==> flow/design.v <==
module convolution_core (
input clk,
input reset,
input [31:0] value0,
input [31:0] value1,
input [31:0] value2,
input [31:0] value3,
input [31:0] value4,
input [31:0] value5,
input [31:0] value6,
input [31:0] value7,
input [31:0] value8,
input caculating_start,
output reg caculating_done,
input res_done,
output reg [31:0] ret
);
	parameter kernel0 = 8'd1;
	parameter kernel1 = 8'd2;
	parameter kernel2 = 8'd3;
	parameter kernel3 = 8'd4;
	parameter kernel4 = 8'd5;
	parameter kernel5 = 8'd6;
	parameter kernel6 = 8'd7;
	parameter kernel7 = 8'd8;
	parameter kernel8 = 8'd9;
	reg [31:0] Add0,Add1,Add2,Add3,Add4,Add5,Add6,Add7,Add8;
	reg [1:0] status;
	reg [31:0] reg_31, reg_32, reg_33;
	always @(posedge clk) begin
		if (reset) begin
			status <= 2'b00;
			ret <= 32'hffffffff;
			caculating_done <= 1'b0;
		end else if (status == 2'b00 && caculating_start) begin
			Add0 <= value0 * kernel0;
			Add1 <= value1 * kernel1;
			Add2 <= value2 * kernel2;
			Add3 <= value3 * kernel3;
			Add4 <= value4 * kernel4;
			Add5 <= value5 * kernel5;
			Add6 <= value6 * kernel6;
			Add7 <= value7 * kernel7;
			Add8 <= value8 * kernel8;
			status <= 1'b01;
		end else if (status == 2'b01 && caculating_start) begin
			reg_31 <= Add0+Add1+Add2;
			reg_32 <= Add3+Add4+Add5;
			reg_33 <= Add6+Add7+Add8;
			status <= 2'b10;
		end else if (status == 2'b10 && caculating_start) begin
			ret <= reg_31 + reg_32 + reg_33;
			status <= 2'b11;  
			caculating_done <= 1'b1;
		end else  if (caculating_start == 1'b0)begin
			caculating_done <= 1'b0;
			status <= 2'b00;
		end
	end 
endmodule
`timescale 1 ps / 1 ps
module chris_slave (
		input  wire [3:0]  avs_s0_address,      
		input  wire        avs_s0_read,         
		output wire [31:0] avs_s0_readdata,     
		input  wire        avs_s0_write,        
		input  wire [31:0] avs_s0_writedata,    
		output wire        avs_s0_waitrequest,  
		input  wire        clock_clk,           
		input  wire        reset_reset,         
		output wire        LEDR                 
	);
	reg [31:0] reg_out;
	assign avs_s0_readdata = reg_out;
   reg			Reg_Status_Read;
   reg			Reg_Status_Write;
	reg 			reg_write_done;
	reg 			reg_read_done;
   reg [31:0] 		reg_value[8:0];
	reg 				led_out;
	reg [31:0] reg_res;
   assign avs_s0_waitrequest = Reg_Status_Read&Reg_Status_Write;
	assign LEDR = led_out;
	reg reg_module_caculation_end;
	reg reg_modue_caculating_start;
	reg reg_module_end;
	reg reg_module_start;
   convolution_core instance_convolution(.clk(clock_clk),
	.reset(reset_reset),
	.value0(reg_value[0]),
	.value1(reg_value[1]),
	.value2(reg_value[2]),
	.value3(reg_value[3]),
	.value4(reg_value[4]),
	.value5(reg_value[5]),
	.value6(reg_value[6]),
	.value7(reg_value[7]),
	.value8(reg_value[8]),
	.caculating_start(reg_modue_caculating_start),
	.caculating_done(reg_module_caculation_end),
	.res_done(reg_module_end),
	.ret(reg_res)
	);
	 reg [3:0] reg_current_status, reg_next_status;
	 parameter IDLE = 4'b0001;
    parameter CALCULATING = 4'b0010;
    parameter WAITTING = 4'b0100;
    parameter FINISH = 4'b1000;
	 always@(posedge clock_clk)
    begin
        if(reset_reset)
            reg_current_status <= IDLE;
        else
            reg_current_status <= reg_next_status;
    end
    always@(reg_current_status or reg_read_done or reg_module_caculation_end or reg_write_done or reset_reset)
    begin
        if(reset_reset)
            reg_next_status = IDLE;
        else
        begin
            case(reg_current_status)
                IDLE:reg_next_status = reg_read_done?CALCULATING:IDLE;
                CALCULATING:reg_next_status = reg_module_caculation_end?WAITTING:CALCULATING;
                WAITTING:reg_next_status = reg_write_done?FINISH:WAITTING;
                FINISH: reg_next_status = IDLE;
                default: reg_next_status = IDLE;
            endcase
        end
    end
	 always@(posedge clock_clk) begin
		if (reset_reset) begin
			led_out <= 1'b0;
			reg_module_start<= 1'b0;
			reg_module_end	<= 1'b0;
			reg_modue_caculating_start <= 1'b0;
		end else begin
		case(reg_current_status)
			IDLE: begin
				reg_module_start<= 1'b0;
				reg_module_end	<= 1'b0;
				reg_modue_caculating_start <= 1'b0;
			end
			CALCULATING: begin
				led_out <= 1'b1;
				reg_module_start <= 1'b1;
				reg_modue_caculating_start <= 1'b1;
			end
			WAITTING:begin
				reg_modue_caculating_start <= 1'b0;
				reg_module_end <= 1'b1;
			end
			FINISH:begin
				reg_module_start <= 1'b0;
				reg_module_end	<= 1'b0;
				reg_modue_caculating_start <= 1'b0;
				led_out <= 1'b0;
			end
			default:begin
			end
		endcase
	 end 
	 end
	always @(posedge clock_clk)
	  if (reset_reset) begin
			Reg_Status_Write <= 1'b1;
			reg_read_done <= 1'b0;
			reg_value[0] <= 32'h00000000;
			reg_value[1] <= 32'h00000000;
			reg_value[2] <= 32'h00000000;
			reg_value[3] <= 32'h00000000;
			reg_value[4] <= 32'h00000000;
			reg_value[5] <= 32'h00000000;
			reg_value[6] <= 32'h00000000;
			reg_value[7] <= 32'h00000000;
			reg_value[8] <= 32'h00000000;			
	  end else if (!avs_s0_waitrequest && avs_s0_write) begin
			case (avs_s0_address[3:0])
				4'b0000: reg_value[0] <= avs_s0_writedata;
				4'b0001: reg_value[1] <= avs_s0_writedata;
				4'b0010: reg_value[2] <= avs_s0_writedata;
				4'b0011: reg_value[3] <= avs_s0_writedata;
				4'b0100: reg_value[4] <= avs_s0_writedata;
				4'b0101: reg_value[5] <= avs_s0_writedata;
				4'b0110: reg_value[6] <= avs_s0_writedata;
				4'b0111: reg_value[7] <= avs_s0_writedata;
				4'b1000:begin
					reg_value[8] <= avs_s0_writedata;
					reg_read_done <= 1'b1;  
				end
			endcase		
			Reg_Status_Write <= 1'b1;
	  end else if (avs_s0_waitrequest && avs_s0_write)begin
			Reg_Status_Write <= 1'b0;
	  end else begin
			if(reg_module_end) begin
				reg_read_done <= 1'b0;
			end 
			Reg_Status_Write <= 1'b1;	
	  end
   always @(posedge clock_clk)
	if (reset_reset) begin
		Reg_Status_Read <= 1'b1;	
		reg_write_done <= 1'b0;
		reg_out <= 32'hffffffff;
	end else if (!avs_s0_waitrequest && avs_s0_read) begin
		Reg_Status_Read <= 1'b1;
		reg_write_done <= 1'b1;	
	end else if(avs_s0_waitrequest && avs_s0_read && reg_current_status == WAITTING) begin
		case (avs_s0_address[3:0])
				4'b0000: reg_out <= reg_value[0];
				4'b0001: reg_out <= reg_value[1];
				4'b0010: reg_out <= reg_value[2];
				4'b0011: reg_out <= reg_value[3];
				4'b0100: reg_out <= reg_value[4];
				4'b0101: reg_out <= reg_value[5];
				4'b0110: reg_out <= reg_value[6];
				4'b0111: reg_out <= reg_value[7];
				4'b1000: reg_out <= reg_value[8];
				4'b1001: reg_out <= reg_res;
			default:reg_out <= 32'hffffffff;
		endcase
		Reg_Status_Read <= 1'b0;	
	end else begin
		Reg_Status_Read <= 1'b1;
		if (reg_module_end) begin
			reg_write_done <= 1'b0;
		end
	end
endmodule
### Step by step through the tools: chris_slave

What the tools print for chris_slave, step after step.
Lines are those of the file above, counted from 1.
Operators: Yosys type, input widths -> output width; for muxes data width and select width s.
Cell names lack the library's common part.
Not given: --

| design | value |
|---|---|
| top | chris_slave |
| clock | clock_clk |
| library | sky130hd |
| timing corner | tt_025C_1v80 |

### Word level

Source: Yosys, flattened and elaborated. Widths are those after wreduce. Registers that Yosys merges into a memory's read port (data or address) are not register bits. Print and check cells do not count. Equal cells are merged and count once.

| storage and ports | value |
|---|---|
| flip-flop bits (word level) | 743 |
| bits of input ports | 40 |
| elaborated cells | 132 |

| operators by class | value |
|---|---|
| $add $sub $neg | 8 |
| $mul | 5 |
| equal/unequal tests | 21 |
| mux-type cells | 22 |
| bitwise operators | 5 |
| reduce/logical cells | 37 |

Operators by type and width:

| cell | number |
|---|---|
| $pmux 32 s10 | 1 |
| $add 32x32->32 | 8 |
| $mul 32x3->32 const B | 2 |
| $mul 32x4->32 const B | 1 |
| $mul 32x2->31 const B | 1 |
| $mul 32x2->32 const B | 1 |
| $reduce_and 2->1 | 12 |
| $eq 4x3->1 const B | 5 |
| $reduce_and 3->1 | 4 |
| $eq 4x2->1 const B | 3 |
| $eq 4x4->1 const B | 3 |
| $pmux 4 s3 | 1 |
| $mux 1 | 11 |
| $reduce_bool 2->1 | 5 |
| $logic_and 1x1->1 | 8 |
| $reduce_or 2->1 | 4 |
| $eq 4x1->1 const B | 2 |
| $mux 2 | 4 |
| $pmux 1 s2 | 3 |
| $not 1->1 | 4 |
| $ne 2x1->1 const B | 2 |
| $ne 2x2->1 const B | 2 |
| $ne 4x1->1 const B | 1 |
| $logic_not 4->1 | 1 |
| $mux 4 | 1 |
| $ne 3x1->1 const B | 1 |
| $reduce_or 3->1 | 1 |
| $mux 3 | 1 |

Other operator kinds: 5; their cells: 5.

### Logic depth

Yosys ltp: most cells in a row. Word level: on the elaborated netlist, between registers, memories and ports. Mapped: between sequential cells and ports; inverters and the memories' decode and read muxes count.

| depth | value |
|---|---|
| depth after elaboration | 5 |
| ABC_AREA | 1 |
| gate-level depth with buffers | 15 |
| mapped depth without buffers | 15 |

### Netlist

Source: synth_stat.txt of the flow (Yosys; design flattened, memories mapped). It holds for the ABC_AREA given above (unset counts as 0); a run with the other value may have another netlist.
Totals and module areas in this step are rounded.

| mapped netlist | value |
|---|---|
| cells in the netlist | 5687 |
| cell area after synthesis | 0.0462 mm2 |
| mapped flip-flops | 744 |

Cells by type:

| cell type | number |
|---|---|
| edfxtp_1 | 377 |
| dfxtp_1 | 367 |
| nand2_1 | 1197 |
| ha_1 | 325 |
| fa_1 | 156 |
| a21oi_1 | 557 |
| nor2_1 | 660 |
| o21ai_0 | 421 |
| inv_1 | 556 |
| nand3_1 | 288 |
| xor2_1 | 133 |
| clkbuf_1 | 114 |
| nor3_1 | 83 |
| nand4_1 | 63 |
| o21ai_1 | 76 |
| xnor2_1 | 43 |
| o22ai_1 | 46 |
| a21o_1 | 26 |

Not listed: further types 23, cells in them 199.

### Timing after synthesis

Source: OpenSTA report_checks on the synthesized netlist (no wires, ideal clock, input and output delay 20% of the period each), path of least setup slack; recovery checks are left aside. Register names are those of the netlist, which keeps one name where synthesis merged equal registers.

| timing after synthesis | value |
|---|---|
| kind | in2reg |
| from | input reset_reset |
| to | register instance_convolution.Add0[0] |
| clock period | 6.0 ns |
| external input delay | 1.200 ns |
| setup time | 0.930 ns |
| arrival time | 13.542 ns |
| data required time | 5.070 ns |
| path slack | -8.472 ns |
| delay of the path | 13.272 ns |
| driving pins on the path | 5 |
| synthesis period reached | 14.472 ns |

"delay of the path" = arrival - input delay + setup time.
"driving pins on the path": output pins that drive a net of the path, with the launching flip-flop's if there is one; two outputs of one cell count as two.
"synthesis period reached" is the clock period less the worst setup slack; recovery checks do not enter. This is arithmetic on one report: input and output delays are still those of the set period (20% each).
Between the ends stands the longest chain of elaborated cells between them, by number of cells; it is not shown to be the way that was timed. Of several equally long chains one is given.
Each line given opens the expression or statement behind the cell; cells for indexed reads and writes are added by Yosys, which also makes memories of some case tables.

| on the way, after synthesis | value |
|---|---|
| cell sequence | clkbuf_1 -> inv_1 -> clkbuf_1 -> nand2_1 -> nor2_1 |
| cells in the longest elaborated chain | 2 |
| elaborated cells on any way between the ends | 2 |
| source lines of those cells | 0 |
| classes of those cells | logic (1); reduce/logical (1) |

Ends and longest elaborated chain, after synthesis:

| item | line | text |
|---|---|---|
| from (decl) | 70 | `input wire reset_reset,` |
| $not 1->1 | -- |  |
| $reduce_and 2->1 | -- |  |
| to (assign) | 36 | `Add0 <= value0 * kernel0;` |
| to (decl) | 27 | `reg [31:0] Add0,Add1,Add2,Add3,Add4,Add5,Add6,Add7,Add8;` |

### Path in the finished layout

From the final timing report of flow run 1: the path of least setup slack in the routed layout; clock arrival at registers is part of the times.

| timing post-layout | value |
|---|---|
| kind | in2reg |
| from | input avs_s0_address[2] |
| to | register reg_value[7][21] |
| clock period | 6.0 ns |
| external input delay | 1.20 ns |
| setup time | 0.09 ns |
| arrival time | 4.43 ns |
| data required time | 6.62 ns |
| path slack | 2.19 ns |
| driving pins on the path | 9 |

Between the ends stands the longest chain of elaborated cells between them, by number of cells; it is not shown to be the way that was timed. Of several equally long chains one is given.

| on the way, post-layout | value |
|---|---|
| cell sequence | clkdlybuf4s50_1 -> inv_2 -> nor2_4 -> nand2_1 -> buf_4 -> nor2_1 -> clkinv_2 -> o21ai_0 -> a21oi_1 |
| cells in the longest elaborated chain | 2 |
| elaborated cells on any way between the ends | 2 |
| classes of those cells | eq/ne (1); reduce/logical (1) |

Ends and longest elaborated chain, post-layout:

| item | line | text |
|---|---|---|
| from (decl) | 63 | `input wire [3:0] avs_s0_address,` |
| $eq 4x3->1 | 178 | `case (avs_s0_address[3:0])` |
| $reduce_and 2->1 | -- |  |
| to (assign) | 175 | `reg_value[7] <= 32'h00000000;` |
| to (assign) | 186 | `4'b0111: reg_value[7] <= avs_s0_writedata;` |
| to (decl) | 79 | `reg [31:0] reg_value[8:0];` |

## Implementation results

Module chris_slave, platform sky130hd: 3 stored runs of the flow (Yosys, OpenROAD) with differing settings, in no particular order. Input and output delays are each 20% of the period that was set; the output load is 0.01 pF.
The measured numbers are rounded.

## Flow run 1

==> flow/run.sh <==
#!/bin/bash
# the make line also repeats the synthesis and layout settings of config.mk as NAME=value (left out here)
make -C /OpenROAD-flow-scripts/flow DESIGN_CONFIG=/design/flow/config.mk WORK_HOME=/design/flow/orfs CLKGATE_MAP_FILE= finish
==> flow/config.mk <==
export PLATFORM = sky130hd
export DESIGN_NAME = chris_slave
export DESIGN_NICKNAME = chris_slave
export VERILOG_FILES = /design/flow/design.v
export SDC_FILE = /design/flow/constraint.sdc
export NUM_CORES = 4
export LEC_CHECK = 0
export ABC_AREA = 1
export CAP_MARGIN = 20
export CELL_PAD_IN_SITES_DETAIL_PLACEMENT = 1
export CELL_PAD_IN_SITES_GLOBAL_PLACEMENT = 1
export CORE_MARGIN = 2
export CORE_UTILIZATION = 41
export CTS_CLUSTER_DIAMETER = 190
export CTS_CLUSTER_SIZE = 84
export MAX_ROUTING_LAYER = met4
export MIN_ROUTING_LAYER = met1
export SETUP_SLACK_MARGIN = -0.18
export SLEW_MARGIN = 30
export TNS_END_PERCENT = 35
==> flow/constraint.sdc <==
create_clock -name core_clock -period 6.0 [get_ports {clock_clk}]
set_input_delay 1.2000 -clock core_clock [delete_from_list [all_inputs] [get_ports {clock_clk}]]
set_output_delay 1.2000 -clock core_clock [all_outputs]
set_load 0.01 [all_outputs]

| result of flow run 1 | value |
|---|---|
| netlist area reported by Yosys | 0.0462 mm2 |
| area of the die | 0.115 mm2 |
| std-cell area (final layout) | 0.0491 mm2 |
| utilization after layout | 43.8 % |
| worst setup slack after layout | 2.19 ns |
| post-route setup TNS | 0.000 ns |
| final worst hold slack | 0.394 ns |

## Flow run 2

==> flow/run.sh <==
#!/bin/bash
# the make line also repeats the synthesis and layout settings of config.mk as NAME=value (left out here)
make -C /OpenROAD-flow-scripts/flow DESIGN_CONFIG=/design/flow/config.mk WORK_HOME=/design/flow/orfs CLKGATE_MAP_FILE= finish
==> flow/config.mk <==
export PLATFORM = sky130hd
export DESIGN_NAME = chris_slave
export DESIGN_NICKNAME = chris_slave
export VERILOG_FILES = /design/flow/design.v
export SDC_FILE = /design/flow/constraint.sdc
export NUM_CORES = 4
export LEC_CHECK = 0
export CAP_MARGIN = 20
export CORE_MARGIN = 2
export CORE_UTILIZATION = 39
export SLEW_MARGIN = 20
==> flow/constraint.sdc <==
create_clock -name core_clock -period 4.24 [get_ports {clock_clk}]
set_input_delay 0.8480 -clock core_clock [delete_from_list [all_inputs] [get_ports {clock_clk}]]
set_output_delay 0.8480 -clock core_clock [all_outputs]
set_load 0.01 [all_outputs]

| result of flow run 2 | value |
|---|---|
| netlist area reported by Yosys | 0.0417 mm2 |
| area of the die | 0.11 mm2 |
| std-cell area (final layout) | 0.0472 mm2 |
| utilization after layout | 44.7 % |
| worst setup slack after layout | 0.255 ns |
| post-route setup TNS | 0.000 ns |
| final worst hold slack | 0.454 ns |

## Flow run 3

==> flow/run.sh <==
#!/bin/bash
# the make line also repeats the synthesis and layout settings of config.mk as NAME=value (left out here)
make -C /OpenROAD-flow-scripts/flow DESIGN_CONFIG=/design/flow/config.mk WORK_HOME=/design/flow/orfs CLKGATE_MAP_FILE= finish
==> flow/config.mk <==
export PLATFORM = sky130hd
export DESIGN_NAME = chris_slave
export DESIGN_NICKNAME = chris_slave
export VERILOG_FILES = /design/flow/design.v
export SDC_FILE = /design/flow/constraint.sdc
export NUM_CORES = 4
export LEC_CHECK = 0
export ABC_AREA = 1
export CAP_MARGIN = 0
export CELL_PAD_IN_SITES_DETAIL_PLACEMENT = 2
export CELL_PAD_IN_SITES_GLOBAL_PLACEMENT = 1
export CORE_MARGIN = 5
export CORE_UTILIZATION = 29
export CTS_CLUSTER_DIAMETER = 28
export CTS_CLUSTER_SIZE = 31
export GPL_ROUTABILITY_DRIVEN = 0
export PLACE_DENSITY_LB_ADDON = 0.28
export SETUP_SLACK_MARGIN = 0.0
export SLEW_MARGIN = 10
export TNS_END_PERCENT = 20
==> flow/constraint.sdc <==
create_clock -name core_clock -period 3.18 [get_ports {clock_clk}]
set_input_delay 0.6360 -clock core_clock [delete_from_list [all_inputs] [get_ports {clock_clk}]]
set_output_delay 0.6360 -clock core_clock [all_outputs]
set_load 0.01 [all_outputs]

| result of flow run 3 | value |
|---|---|
| netlist area reported by Yosys | 0.0462 mm2 |
| area of the die | 0.167 mm2 |
| std-cell area (final layout) | 0.0575 mm2 |
| utilization after layout | 36.3 % |
| worst setup slack after layout | 0.131 ns |
| post-route setup TNS | 0.000 ns |
| final worst hold slack | 0.338 ns |
